==> flow/design.v <==
module segdec(input logic [3:0] in, output logic [6:0] out);
	always_comb
	begin
		case (in)
			4'b0000 :
				out = 7'b0111111;  
			4'b0001 :
				out = 7'b0000110;  
			4'b0010 :
				out = 7'b1011011;  
			4'b0011 :
				out = 7'b1001111;  
			4'b0100 :
				out = 7'b1100110;  
			4'b0101 :
				out = 7'b1101101;  
			4'b0110 :
				out = 7'b1111100;  
			4'b0111 :
				out = 7'b0000111;  
			4'b1000 :
				out = 7'b1111111;  
			4'b1001 :
				out = 7'b1100111;  
			4'b1010 :
				out = 7'b1000000;
			default :
				out = 7'b0000000;
    		endcase
	end
endmodule
module bin_to_bcd(input logic [7:0] in, output logic [3:0][6:0] disp);
logic[3:0] sign_num, units, tens, hundreds;
logic[7:0] num;
logic sign;
always_comb
begin
	sign = in[$high(in)];
	if(sign)  
		num = 0 - in;
	else
		num = in;
	hundreds = num / 100;
	num = num - (hundreds)*100;  
	tens = num / 10;
	num = num - (tens)*10;  
	units = num;
end
always_comb
	if(sign)
		sign_num = 4'hA;
	else
		sign_num = 4'hF;
segdec signdec
(
	.in(sign_num),
	.out(disp[3])
);
segdec hundreddec
(
	.in(hundreds),
	.out(disp[2])
);
segdec tendec
(
	.in(tens),
	.out(disp[1])
);
segdec unitdec
(
	.in(units),
	.out(disp[0])
);
endmodule
module debounce #(parameter int COUNT=500000) (input logic clk, signal_in, output logic signal_out);
logic prev_signal;
int unsigned cnt;
always_ff @(posedge clk)
begin
	if(prev_signal != signal_in)
	begin
		cnt <= 0;  
	end
	else if(cnt >= COUNT)
	begin
		cnt <= 0;  
		signal_out <= signal_in;
	end
	else
	begin
		cnt <= cnt +1;
	end
	prev_signal <= signal_in;
end
endmodule
module read_sm(input logic clk, reset_n, handshake, run, output logic read, done);
enum {HALT, WAIT_1, WAIT_0, DONE} state;
always_ff @(posedge clk, negedge reset_n)
begin
	if(!reset_n)
	begin
		state <= HALT;
		read <= 0;
	end
	else
	begin
		read <= 0;
		unique case(state)
			HALT : if(run) state <= WAIT_1;
			WAIT_1 :
			begin
				if(handshake)
				begin
					state <= WAIT_0;
					read <= '1;  
				end
			end
			WAIT_0 : if(!handshake) state <= DONE;
			DONE : state <= HALT;
		endcase
	end
end
always_comb
	if(state == DONE)
		done = 1;
	else
		done = 0;
endmodule
module sm(input logic clk, input logic [10-1:0] SW, input logic [8-1:0] re_res, im_res, output logic [8-1:0] LED, output logic [8-1:0] re_a, im_a, re_q, im_q);
typedef enum {REAL_A, IMAG_A, REAL_Q, IMAG_Q, DISP_REAL, DISP_IMAG} stateType;
stateType state;
logic reset_n;
logic handshake;
logic [8-1:0] data_in;
always_comb
begin
	reset_n = SW[$high(SW)];
	handshake = SW[$high(SW) -1];
	data_in =  SW[$high(SW) -2 : $low(SW)];
end
logic read_run, read_trigger, read_done;
read_sm re_sm0
(
	.clk(clk),
	.reset_n(reset_n),
	.handshake(handshake),
	.run(read_run),
	.read(read_trigger),
	.done(read_done)
);
always_comb
	read_run = (state == REAL_A) || (state == IMAG_A) || (state == REAL_Q) || (state == IMAG_Q);
always_ff @(posedge clk, negedge reset_n)
begin
	if(!reset_n)
		state <= REAL_A;
	else
	begin
		unique case(state)
			REAL_A: if(read_done) state <= IMAG_A;
			IMAG_A: if(read_done) state <= REAL_Q;
			REAL_Q: if(read_done) state <= IMAG_Q;
			IMAG_Q: if(read_done) state <= DISP_REAL;
			DISP_REAL : if(handshake == 1) state <= DISP_IMAG;
			DISP_IMAG : if(handshake == 0) state <= REAL_A;
		endcase
	end
end
always_ff @(posedge clk)
begin
	if(read_trigger)
	begin
		unique case(state)
			REAL_A: re_a <= data_in;
			IMAG_A: im_a <= data_in;
			REAL_Q: re_q <= data_in;
			IMAG_Q: im_q <= data_in;
			default: ;
		endcase
	end
end
always_comb
begin
	if(state == DISP_REAL)
		LED = re_res;
	else if(state == DISP_IMAG)
		LED = im_res;
	else
		LED = '0;
end
endmodule
module mult(input logic signed [(2*8 -1)-1:0] re_x, im_x, re_y, im_y, output logic signed [2*(2*8 -1)-1:0] re_z, im_z);
logic signed [(2*8 -1)-1:0] a,b,c,d;
always_comb
begin
	a = re_x;
	b = im_x;
	c = re_y;
	d = im_y;
end
logic signed [2*(2*8 -1)-1:0] ac, bd, ad, bc;
always_comb
begin
	ac = a*c;
	bd = b*d;
	ad = a*d;
	bc = b*c;
	re_z = ac - bd;
	im_z = ad + bc;
end
endmodule
module cmplx_mult(
input logic clk,
input logic [10-1:0] switches,
output logic [8-1:0] LED,
output logic [6:0] HEX0,
output logic [6:0] HEX1,
output logic [6:0] HEX2,
output logic [6:0] HEX3,
output logic [6:0] HEX4,
output logic [6:0] HEX5,
output logic [6:0] HEX6,
output logic [6:0] HEX7);
logic [8-1:0] re_a, im_a, re_q, im_q;
logic [8-1:0] re_res, im_res;
logic [10-1:0] SW;
always_comb
	SW[$high(SW)-2:$low(SW)] = switches[$high(switches)-2:$low(switches)];
debounce #(.COUNT(1000)) db0
(
	.clk(clk),
	.signal_in(switches[$high(switches)]),
	.signal_out(SW[$high(SW)])
);
debounce #(.COUNT(1000)) db1
(
	.clk(clk),
	.signal_in(switches[$high(switches)-1]),
	.signal_out(SW[$high(SW)-1])
);
sm sm0 (.*);
logic signed [(2*8 -1)-1:0] re_x, im_x, re_y, im_y;
logic signed [2*(2*8 -1)-1:0] re_z, im_z;
localparam INPUT_SHIFT = (2*8 -1) - 8;
localparam OUTPUT_LOW = 2*INPUT_SHIFT -1;
localparam OUTPUT_HIGH = OUTPUT_LOW + 8 -1;
always_comb
begin
	re_x = $signed(re_a);
	im_x = $signed(im_a);
	re_y = $signed(re_q) << INPUT_SHIFT;
	im_y = $signed(im_q) << INPUT_SHIFT;
	re_res = re_z[OUTPUT_HIGH : OUTPUT_LOW];
	im_res = im_z[OUTPUT_HIGH : OUTPUT_LOW];
end
mult mult0
(.*);
logic [3:0][6:0] sw_hex;
always_comb
begin
	HEX0 = ~ sw_hex[0];  
	HEX1 = ~ sw_hex[1];  
	HEX2 = ~ sw_hex[2];  
	HEX3 = ~ sw_hex[3];  
end
bin_to_bcd sw_disp
(
	.in(SW[7:0]),
	.disp(sw_hex)
);
logic [3:0][6:0] led_hex;
always_comb
begin
	HEX4 = ~ led_hex[0];  
	HEX5 = ~ led_hex[1];  
	HEX6 = ~ led_hex[2];  
	HEX7 = ~ led_hex[3];  
end
bin_to_bcd led_disp
(
	.in(LED),
	.disp(led_hex)
);
endmodule
From RTL to reports: cmplx_mult
Tool output for the design above before and after an edit, in the order of the flow.
"before" refers to lines of the RTL above, "after" to lines of the edited file.
"delta" is "after" less "before", of the values as shown.
Cell names lack the library's common part.
{"block": "inputs", "top": "cmplx_mult", "clock_port": "clk", "lib": "sky130hd", "pvt_corner": "tt_025C_1v80"}

The edit
The edit as a unified diff against the file above.
The edit is scripted, without regard to the design's behaviour, which it may alter; it was not made to optimise anything.
begin of diff
@@ -220,5 +220,5 @@
 output logic [6:0] HEX4,
 output logic [6:0] HEX5,
-output logic [6:0] HEX6,
+output logic [13:0] HEX6,
 output logic [6:0] HEX7);
 logic [8-1:0] re_a, im_a, re_q, im_q;
end of diff

Word-level counts
Yosys after proc, flatten, opt, wreduce and memory -nomap, before mapping. Memory bits, and registers merged into a memory's read port (data or address), are not among the register bits. Print and check cells are not counted. Equal cells are merged and count once.
Yosys's memory passes give these memory sizes; they may raise the number of words (mostly to a power of two), join words into wider ones and drop unused or constant bits.
{"block": "classes", "item": "n_addsub", "before": 10, "after": 10, "delta": 0}
{"block": "classes", "item": "mul", "before": 8, "after": 8, "delta": 0}
{"block": "classes", "item": "div_mod_pow", "before": 4, "after": 4, "delta": 0}
{"block": "classes", "item": "cmp", "before": 2, "after": 2, "delta": 0}
{"block": "classes", "item": "n_eq", "before": 19, "after": 19, "delta": 0}
{"block": "classes", "item": "muxes", "before": 20, "after": 20, "delta": 0}
{"block": "classes", "item": "n_logic", "before": 10, "after": 10, "delta": 0}
{"block": "classes", "item": "reduce_and_logical", "before": 17, "after": 17, "delta": 0}
{"block": "op_table", "op": "7-bit inverter", "before": 8, "after": 7, "delta": -1}
{"block": "op_table", "op": "7-bit inverter with 14-bit output", "before": 0, "after": 1, "delta": 1}
{"block": "op_table", "op": "32-bit two-way mux", "before": 9, "after": 9, "delta": 0}
{"block": "op_table", "op": "2-bit != test (second input constant)", "before": 8, "after": 8, "delta": 0}
{"block": "op_table", "op": "2-bit AND reduction", "before": 6, "after": 6, "delta": 0}
{"block": "op_table", "op": "32-bit by 2-bit equality test with 1-bit output (second input constant)", "before": 4, "after": 4, "delta": 0}
{"block": "op_table", "op": "8-bit by 8-bit multiplier with 14-bit output", "before": 4, "after": 4, "delta": 0}
{"block": "op_table", "op": "8-bit two-way mux", "before": 4, "after": 4, "delta": 0}
{"block": "op_table", "op": "1-bit logical OR", "before": 3, "after": 3, "delta": 0}
{"block": "op_table", "op": "1-bit two-way mux", "before": 3, "after": 3, "delta": 0}
{"block": "op_table", "op": "32-bit by 1-bit adder with 32-bit output (second input constant)", "before": 2, "after": 2, "delta": 0}
{"block": "op_table", "op": "8-bit by 4-bit divider with 32-bit output (second input constant)", "before": 2, "after": 2, "delta": 0}
{"block": "op_table", "op": "8-bit by 7-bit divider with 32-bit output (second input constant)", "before": 2, "after": 2, "delta": 0}
{"block": "op_table", "op": "32-bit by 1-bit equality test with 1-bit output (second input constant)", "before": 2, "after": 2, "delta": 0}
{"block": "op_table", "op": "32-bit by 3-bit equality test with 1-bit output (second input constant)", "before": 2, "after": 2, "delta": 0}
{"block": "op_table", "op": "32-bit by 10-bit greater-or-equal comparator with 1-bit output (second input constant)", "before": 2, "after": 2, "delta": 0}
{"block": "op_table", "op": "32-bit logical NOT", "before": 2, "after": 2, "delta": 0}
{"block": "op_table", "op": "4-bit by 3-bit multiplier with 3-bit output (second input constant)", "before": 2, "after": 2, "delta": 0}
{"block": "op_table", "op": "4-bit by 5-bit multiplier with 6-bit output (second input constant)", "before": 2, "after": 2, "delta": 0}
{"block": "op_table", "op": "3-bit two-way mux", "before": 2, "after": 2, "delta": 0}
{"block": "op_table", "op": "1-bit != test", "before": 2, "after": 2, "delta": 0}
{"block": "op_table", "op": "1-bit inverter", "before": 2, "after": 2, "delta": 0}
{"block": "op_table", "op": "2-bit OR reduction", "before": 2, "after": 2, "delta": 0}
{"block": "op_table", "op": "1-bit by 8-bit subtractor with 8-bit output (first input constant)", "before": 2, "after": 2, "delta": 0}
{"block": "op_table", "op": "4-bit subtractor", "before": 2, "after": 2, "delta": 0}
{"block": "op_table", "op": "8-bit subtractor", "before": 2, "after": 2, "delta": 0}
{"block": "op_table", "op": "21-bit adder", "before": 1, "after": 1, "delta": 0}
{"block": "op_table", "op": "2-bit by 1-bit != test with 1-bit output (second input constant)", "before": 1, "after": 1, "delta": 0}
Not every row of either side is listed.
{"block": "word_totals", "item": "ff_bits", "before": 165, "after": 165, "delta": 0}
{"block": "word_totals", "item": "rom_bits", "before": 896, "after": 896, "delta": 0}
{"block": "word_totals", "item": "mem_count", "before": 8, "after": 8, "delta": 0}
{"block": "word_totals", "item": "input_bits", "before": 11, "after": 11, "delta": 0}
{"block": "word_totals", "item": "output_inout_bits", "before": 64, "after": 71, "delta": 7}
{"block": "word_totals", "item": "elab_cells", "before": 111, "after": 111, "delta": 0}
{"block": "memory_table", "item": "mem_shapes", "before": "16x7 r1 w0; 16x7 r1 w0; 16x7 r1 w0; 16x7 r1 w0; 16x7 r1 w0; 16x7 r1 w0; (+2)", "after": "16x7 r1 w0; 16x7 r1 w0; 16x7 r1 w0; 16x7 r1 w0; 16x7 r1 w0; 16x7 r1 w0; (+2)"}
The mark (+n) counts cells that are not listed.

Longest topological paths
Yosys ltp: most cells in a row. Word level: on the elaborated netlist, between registers, memories and ports. Mapped: between sequential cells and ports; inverters and the memories' decode and read muxes count.
{"block": "logic_depth", "item": "ltp_word", "before": 12, "after": 12, "delta": 0}
{"block": "logic_depth", "item": "abc_area", "before": "0", "after": "0"}
{"block": "logic_depth", "item": "depth_mapped", "before": 61, "after": 61, "delta": 0}
{"block": "logic_depth", "item": "ltp_nobuf", "before": 58, "after": 57, "delta": -1}

Synthesis result
The flow's flattened synthesis, as Yosys stat reports it; memories are mapped. The netlist is that of the ABC_AREA named above (0 if unset); the other value can give another one.
{"block": "types", "type": "inv_1", "before": 357, "after": 389, "delta": 32}
{"block": "types", "type": "and2_1", "before": 181, "after": 163, "delta": -18}
{"block": "types", "type": "xnor2_1", "before": 64, "after": 80, "delta": 16}
{"block": "types", "type": "a21oi_1", "before": 61, "after": 47, "delta": -14}
{"block": "types", "type": "nand2_1", "before": 108, "after": 120, "delta": 12}
{"block": "types", "type": "nand2b_1", "before": 32, "after": 25, "delta": -7}
{"block": "types", "type": "buf_4", "before": 18, "after": 25, "delta": 7}
{"block": "types", "type": "xor2_1", "before": 35, "after": 29, "delta": -6}
{"block": "types", "type": "nor2b_1", "before": 9, "after": 15, "delta": 6}
{"block": "types", "type": "xnor3_1", "before": 9, "after": 4, "delta": -5}
{"block": "types", "type": "or2b_1", "before": 0, "after": 5, "delta": 5}
{"block": "types", "type": "o21ai_0", "before": 43, "after": 47, "delta": 4}
{"block": "types", "type": "a21o_1", "before": 20, "after": 24, "delta": 4}
{"block": "types", "type": "a31oi_1", "before": 14, "after": 10, "delta": -4}
{"block": "types", "type": "mux2i_1", "before": 10, "after": 14, "delta": 4}
{"block": "types", "type": "o211ai_1", "before": 8, "after": 4, "delta": -4}
{"block": "types", "type": "o31ai_1", "before": 5, "after": 1, "delta": -4}
{"block": "types", "type": "nor3_1", "before": 13, "after": 16, "delta": 3}
Not every row of either side is listed.
{"block": "mapped", "item": "mapped_cells", "before": 1785, "after": 1815, "delta": 30}
{"block": "mapped", "item": "mapped_area_mm2", "before": 0.0160466, "after": 0.0162181, "delta": 0.0001715}
{"block": "mapped", "item": "seq_area_mm2", "before": 0.00262, "after": 0.00262, "delta": 0.00000}
{"block": "mapped", "item": "flip_flops", "before": 111, "after": 111, "delta": 0}
{"block": "mapped", "item": "buffers", "before": 63, "after": 72, "delta": 9}
The figures by module come from a second, unflattened synthesis with its own total; it is not the netlist above.
{"block": "hier_totals", "item": "hier_cells", "before": 4730, "after": 4738, "delta": 8}
{"block": "hier_totals", "item": "area_unflattened_mm2", "before": 0.0429387, "after": 0.042995, "delta": 0.0000563}
Rows give one instance, submodules left out.
{"block": "modules_before", "module": "mult", "instances": 1, "cells": 3814, "mod_area_mm2": 0.0348597}
{"block": "modules_before", "module": "bin_to_bcd", "instances": 2, "cells": 192, "mod_area_mm2": 0.0014076}
{"block": "modules_before", "module": "debounce #(COUNT=1000)", "instances": 2, "cells": 86, "mod_area_mm2": 0.0010473}
{"block": "modules_before", "module": "segdec", "instances": 8, "cells": 28, "mod_area_mm2": 0.0001852}
{"block": "modules_before", "module": "sm", "instances": 1, "cells": 66, "mod_area_mm2": 0.0013038}
{"block": "modules_before", "module": "cmplx_mult", "instances": 1, "cells": 57, "mod_area_mm2": 0.000214}
{"block": "modules_before", "module": "read_sm", "instances": 1, "cells": 13, "mod_area_mm2": 0.0001702}
{"block": "modules_after", "module": "mult", "instances": 1, "cells": 3814, "mod_area_mm2": 0.0348597}
{"block": "modules_after", "module": "bin_to_bcd", "instances": 2, "cells": 192, "mod_area_mm2": 0.0014076}
{"block": "modules_after", "module": "debounce #(COUNT=1000)", "instances": 2, "cells": 86, "mod_area_mm2": 0.0010473}
{"block": "modules_after", "module": "segdec", "instances": 8, "cells": 28, "mod_area_mm2": 0.0001852}
{"block": "modules_after", "module": "sm", "instances": 1, "cells": 66, "mod_area_mm2": 0.0013038}
{"block": "modules_after", "module": "cmplx_mult", "instances": 1, "cells": 65, "mod_area_mm2": 0.0002703}
{"block": "modules_after", "module": "read_sm", "instances": 1, "cells": 13, "mod_area_mm2": 0.0001702}

Worst setup path after synthesis
OpenSTA on the mapped netlist: ideal clock, no wires. The path of least setup slack (recovery checks aside). Input and output delay are each 20% of the period. Register names are those of the netlist, which keeps one name where synthesis merged equal registers.
{"block": "synth_path", "item": "path_kind", "before": "reg2out", "after": "in2out"}
{"block": "synth_path", "item": "from", "before": "register sm0.im_a[3]", "after": "input port switches[0]"}
{"block": "synth_path", "item": "to", "before": "output port HEX4[0]", "after": "output port HEX0[0]"}
{"block": "synth_path", "item": "clock_period_ns", "before": 20.0, "after": 20.0, "delta": 0.0}
{"block": "synth_path", "item": "out_delay_ns", "before": 4.000, "after": 4.000, "delta": 0.000}
{"block": "synth_path", "item": "arrival_ns", "before": 12.079, "after": 11.727, "delta": -0.352}
{"block": "synth_path", "item": "required_ns", "before": 16.000, "after": 16.000, "delta": 0.000}
{"block": "synth_path", "item": "path_slack_ns", "before": 3.921, "after": 4.273, "delta": 0.352}
{"block": "synth_path", "item": "delay_ns", "before": 12.079, "after": 7.727, "delta": -4.352}
{"block": "synth_path", "item": "driving_pins", "before": 60, "after": 37, "delta": -23}
{"block": "synth_path", "item": "path_buffers", "before": 3, "after": 2, "delta": -1}
{"block": "synth_path", "item": "period_less_setup_slack_ns", "before": 16.079, "after": 15.727, "delta": -0.352}
"delay_ns" = arrival - input delay + setup time.
At an output port there is no setup time.
"driving_pins" counts driving pins, that of a launching flip-flop among them; a cell with two outputs on the path counts twice.
"period_less_setup_slack_ns" = period - worst setup slack (recovery checks aside). The figure is calculated, with input and output delays left at 20% of the set period.
Between the ends stands the longest chain of elaborated cells between them, by number of cells; it is not shown to be the way that was timed. Of several equally long chains one is given.
A line is the first line of the expression or statement that the cell stems from. Yosys adds cells for indexed reads and writes and turns some case tables into memories.
The chain passes a memory read, where the word-level depth is cut; so it can be longer than that depth.
{"block": "synth_between_before", "cell_sequence": "edfxtp_1 clkbuf_1 and2_1 fa_1 inv_1 fa_1 inv_1 fa_1 inv_1 fa_1 inv_1 ha_1 inv_1 nor2_1 nor2_1 o21bai_1 a21oi_1 o21bai_1 (+24 left out) a31oi_1 or2_2 mux2i_1 a221o_1 and2_1 clkbuf_1 ha_1 and2_1 nand2b_1 o211ai_1 o221a_2 ha_1 inv_1 fa_1 xnor2_1 nand4_2 and2_4 a311oi_1", "elab_chain_len": 14, "cells_between": 16, "cone_lines": 14}
{"block": "synth_lines_before", "item": "start, declared", "line": 129, "rtl": "module sm(input logic clk, input logic [10-1:0] SW, input logic [8-1:0] re_res, im_res, output logic [8-1:0] L ..."}
{"block": "synth_lines_before", "item": "start, assigned", "line": 175, "rtl": "IMAG_A: im_a <= data_in;"}
{"block": "synth_lines_before", "item": "8-bit by 8-bit multiplier with 14-bit output", "line": 207, "rtl": "bc = b*c;"}
{"block": "synth_lines_before", "item": "21-bit adder", "line": 209, "rtl": "im_z = ad + bc;"}
{"block": "synth_lines_before", "item": "8-bit two-way mux", "line": 186, "rtl": "else if(state == DISP_IMAG)"}
{"block": "synth_lines_before", "item": "8-bit two-way mux", "line": 184, "rtl": "if(state == DISP_REAL)"}
{"block": "synth_lines_before", "item": "1-bit by 8-bit subtractor with 8-bit output", "line": 40, "rtl": "num = 0 - in;"}
{"block": "synth_lines_before", "item": "8-bit two-way mux", "line": 39, "rtl": "if(sign)"}
{"block": "synth_lines_before", "item": "8-bit by 7-bit divider with 32-bit output", "line": 43, "rtl": "hundreds = num / 100;"}
{"block": "synth_lines_before", "item": "4-bit by 5-bit multiplier with 6-bit output", "line": 44, "rtl": "num = num - (hundreds)*100;"}
{"block": "synth_lines_before", "item": "8-bit subtractor", "line": 44}
{"block": "synth_lines_before", "item": "8-bit by 4-bit divider with 32-bit output", "line": 45, "rtl": "tens = num / 10;"}
{"block": "synth_lines_before", "item": "4-bit by 3-bit multiplier with 3-bit output", "line": 46, "rtl": "num = num - (tens)*10;"}
{"block": "synth_lines_before", "item": "4-bit subtractor", "line": 46}
{"block": "synth_lines_before", "item": "memory 16 x 7 bit", "line": 4, "rtl": "case (in)"}
{"block": "synth_lines_before", "item": "7-bit inverter", "line": 274, "rtl": "HEX4 = ~ led_hex[0];"}
{"block": "synth_lines_before", "item": "end, declared", "line": 220, "rtl": "output logic [6:0] HEX4,"}
Some nets on the timed path still bear RTL names; the line given drives or declares the net.
{"block": "synth_nets_before", "signal": "HEX7[6]", "line": 277, "rtl": "HEX7 = ~ led_hex[3];"}
{"block": "synth_between_after", "cell_sequence": "inv_1 ha_1 nor3b_1 or3_1 and2_1 buf_2 ha_1 o21a_1 ha_1 nor4bb_1 o21ai_0 inv_1 ha_1 ha_1 or4_1 mux2i_1 a32o_1 inv_1 ha_1 nor2_1 a211oi_1 a31oi_4 maj3_1 mux2_4 a221oi_2 o21ai_1 a21oi_1 xnor2_1 a211o_1 ha_1 inv_1 fa_1 xnor2_1 xnor2_2 buf_4 mux2i_1 a2bb2oi_1", "elab_chain_len": 10, "cells_between": 10, "cone_lines": 8}
{"block": "synth_lines_after", "item": "start, declared", "line": 214, "rtl": "input logic [10-1:0] switches,"}
{"block": "synth_lines_after", "item": "1-bit by 8-bit subtractor with 8-bit output", "line": 40, "rtl": "num = 0 - in;"}
{"block": "synth_lines_after", "item": "8-bit two-way mux", "line": 39, "rtl": "if(sign)"}
{"block": "synth_lines_after", "item": "8-bit by 7-bit divider with 32-bit output", "line": 43, "rtl": "hundreds = num / 100;"}
{"block": "synth_lines_after", "item": "4-bit by 5-bit multiplier with 6-bit output", "line": 44, "rtl": "num = num - (hundreds)*100;"}
{"block": "synth_lines_after", "item": "8-bit subtractor", "line": 44}
{"block": "synth_lines_after", "item": "8-bit by 4-bit divider with 32-bit output", "line": 45, "rtl": "tens = num / 10;"}
{"block": "synth_lines_after", "item": "4-bit by 3-bit multiplier with 3-bit output", "line": 46, "rtl": "num = num - (tens)*10;"}
{"block": "synth_lines_after", "item": "4-bit subtractor", "line": 46}
{"block": "synth_lines_after", "item": "memory 16 x 7 bit", "line": 4, "rtl": "case (in)"}
{"block": "synth_lines_after", "item": "7-bit inverter", "line": 261, "rtl": "HEX0 = ~ sw_hex[0];"}
{"block": "synth_lines_after", "item": "end, declared", "line": 216, "rtl": "output logic [6:0] HEX0,"}

Timing after layout
Path of least setup slack in the final report of each run of pair A (OpenROAD, finished layout, wires in). Where an end is a register, its clock arrival counts in the times.
{"block": "layout_path", "item": "path_kind", "before": "in2out", "after": "in2out"}
{"block": "layout_path", "item": "from", "before": "input port switches[0]", "after": "input port switches[0]"}
{"block": "layout_path", "item": "to", "before": "output port HEX0[5]", "after": "output port HEX0[5]"}
{"block": "layout_path", "item": "clock_period_ns", "before": 18.8, "after": 18.8, "delta": 0.0}
{"block": "layout_path", "item": "out_delay_ns", "before": 3.76, "after": 3.76, "delta": 0.00}
{"block": "layout_path", "item": "arrival_ns", "before": 13.97, "after": 14.07, "delta": 0.10}
{"block": "layout_path", "item": "required_ns", "before": 15.04, "after": 15.04, "delta": 0.00}
{"block": "layout_path", "item": "path_slack_ns", "before": 1.07, "after": 0.97, "delta": -0.10}
{"block": "layout_path", "item": "driving_pins", "before": 38, "after": 38, "delta": 0}
{"block": "layout_path", "item": "path_buffers", "before": 3, "after": 2, "delta": -1}
Between the ends stands the longest chain of elaborated cells between them, by number of cells; it is not shown to be the way that was timed. Of several equally long chains one is given.
The chain passes a memory read, where the word-level depth is cut; so it can be longer than that depth.
{"block": "layout_between_before", "cell_sequence": "clkdlybuf4s50_1 inv_1 ha_1 or3b_2 a21boi_0 nor2_1 ha_1 o21a_1 ha_1 nand3b_1 nor2_1 o21ai_0 ha_1 inv_1 a21o_1 o31ai_1 a21oi_1 or3_1 (+2 left out) or2_2 a21o_1 a22oi_1 o221ai_1 a221oi_1 and2_1 mux2i_1 a21oi_1 nand3_1 ha_1 inv_1 fa_1 xnor2_1 xor2_1 buf_4 mux2_2 a22oi_1 clkdlybuf4s50_1", "elab_chain_len": 10, "cells_between": 10, "cone_lines": 8}
{"block": "layout_lines_before", "item": "start, declared", "line": 214, "rtl": "input logic [10-1:0] switches,"}
{"block": "layout_lines_before", "item": "1-bit by 8-bit subtractor with 8-bit output", "line": 40, "rtl": "num = 0 - in;"}
{"block": "layout_lines_before", "item": "8-bit two-way mux", "line": 39, "rtl": "if(sign)"}
{"block": "layout_lines_before", "item": "8-bit by 7-bit divider with 32-bit output", "line": 43, "rtl": "hundreds = num / 100;"}
{"block": "layout_lines_before", "item": "4-bit by 5-bit multiplier with 6-bit output", "line": 44, "rtl": "num = num - (hundreds)*100;"}
{"block": "layout_lines_before", "item": "8-bit subtractor", "line": 44}
{"block": "layout_lines_before", "item": "8-bit by 4-bit divider with 32-bit output", "line": 45, "rtl": "tens = num / 10;"}
{"block": "layout_lines_before", "item": "4-bit by 3-bit multiplier with 3-bit output", "line": 46, "rtl": "num = num - (tens)*10;"}
{"block": "layout_lines_before", "item": "4-bit subtractor", "line": 46}
{"block": "layout_lines_before", "item": "memory 16 x 7 bit", "line": 4, "rtl": "case (in)"}
{"block": "layout_lines_before", "item": "7-bit inverter", "line": 261, "rtl": "HEX0 = ~ sw_hex[0];"}
{"block": "layout_lines_before", "item": "end, declared", "line": 216, "rtl": "output logic [6:0] HEX0,"}
{"block": "layout_between_after", "cell_sequence": "clkdlybuf4s50_1 inv_1 ha_1 nor3b_1 or3_1 and2_1 ha_1 o21a_1 ha_1 nor4bb_1 o21ai_0 ha_1 inv_1 fa_1 or4_1 mux2i_1 a32o_1 inv_1 (+2 left out) a211oi_1 a31oi_4 maj3_1 mux2_4 nor2b_1 xnor2_1 a211o_1 o21ai_0 a21oi_1 a211o_1 ha_1 inv_1 fa_1 xnor2_1 xnor2_2 mux2_2 a22oi_1 clkdlybuf4s50_1", "elab_chain_len": 10, "cells_between": 10, "cone_lines": 8}
{"block": "layout_lines_after", "item": "start, declared", "line": 214, "rtl": "input logic [10-1:0] switches,"}
{"block": "layout_lines_after", "item": "1-bit by 8-bit subtractor with 8-bit output", "line": 40, "rtl": "num = 0 - in;"}
{"block": "layout_lines_after", "item": "8-bit two-way mux", "line": 39, "rtl": "if(sign)"}
{"block": "layout_lines_after", "item": "8-bit by 7-bit divider with 32-bit output", "line": 43, "rtl": "hundreds = num / 100;"}
{"block": "layout_lines_after", "item": "4-bit by 5-bit multiplier with 6-bit output", "line": 44, "rtl": "num = num - (hundreds)*100;"}
{"block": "layout_lines_after", "item": "8-bit subtractor", "line": 44}
{"block": "layout_lines_after", "item": "8-bit by 4-bit divider with 32-bit output", "line": 45, "rtl": "tens = num / 10;"}
{"block": "layout_lines_after", "item": "4-bit by 3-bit multiplier with 3-bit output", "line": 46, "rtl": "num = num - (tens)*10;"}
{"block": "layout_lines_after", "item": "4-bit subtractor", "line": 46}
{"block": "layout_lines_after", "item": "memory 16 x 7 bit", "line": 4, "rtl": "case (in)"}
{"block": "layout_lines_after", "item": "7-bit inverter", "line": 261, "rtl": "HEX0 = ~ sw_hex[0];"}
{"block": "layout_lines_after", "item": "end, declared", "line": 216, "rtl": "output logic [6:0] HEX0,"}

Flow runs
Both versions went through the flow (Yosys, OpenROAD) with the same settings in each pair. Constraints: input delay and output delay 20% of the set period each, output load 0.01 pF.
{"block": "flow_settings_pair_A", "CORE_UTILIZATION": 40, "PLACE_DENSITY": 0.6, "period_ns": 18.8, "CAP_MARGIN": 20, "CORE_MARGIN": 2, "SLEW_MARGIN": 20}
{"block": "measured_pair_A", "item": "synthesis_area_mm2", "before": 0.0160466, "after": 0.0162181, "delta": 0.0001715}
{"block": "measured_pair_A", "item": "die_mm2", "before": 0.0417344, "after": 0.0421727, "delta": 0.0004383}
{"block": "measured_pair_A", "item": "stdcell_area_mm2", "before": 0.0175643, "after": 0.0176269, "delta": 0.0000626}
{"block": "measured_pair_A", "item": "fin_ws_ns", "before": 1.070, "after": 0.972, "delta": -0.098}
{"block": "measured_pair_A", "item": "tns_ns", "before": 0.000, "after": 0.000, "delta": 0.000}
{"block": "measured_pair_A", "item": "period_less_ws_ns", "before": 17.730, "after": 17.828, "delta": 0.098}
{"block": "flow_settings_pair_B", "ABC_AREA": 0, "CAP_MARGIN": 15, "CELL_PAD_IN_SITES_GLOBAL_PLACEMENT": 0, "CORE_ASPECT_RATIO": 1.49, "CORE_UTILIZATION": 44, "CTS_CLUSTER_SIZE": 13, "GPL_ROUTABILITY_DRIVEN": 1, "HOLD_SLACK_MARGIN": 0.01, "MAX_ROUTING_LAYER": "met4", "PLACE_DENSITY_LB_ADDON": 0.2, "SETUP_SLACK_MARGIN": 2.94, "SLEW_MARGIN": 20, "TNS_END_PERCENT": 60, "period_ns": 20.6, "CORE_MARGIN": 2}
{"block": "measured_pair_B", "item": "synthesis_area_mm2", "before": 0.0160466, "after": 0.0162181, "delta": 0.0001715}
{"block": "measured_pair_B", "item": "die_mm2", "before": 0.0380443, "after": 0.0384411, "delta": 0.0003968}
{"block": "measured_pair_B", "item": "stdcell_area_mm2", "before": 0.0182412, "after": 0.018559, "delta": 0.0003178}
{"block": "measured_pair_B", "item": "fin_ws_ns", "before": 3.392, "after": 3.562, "delta": 0.170}
{"block": "measured_pair_B", "item": "tns_ns", "before": 0.000, "after": 0.000, "delta": 0.000}
{"block": "measured_pair_B", "item": "period_less_ws_ns", "before": 17.208, "after": 17.038, "delta": -0.170}
"period_less_ws_ns" = clock period - worst setup slack. The figure is calculated, with input and output delays left at 20% of the set period.
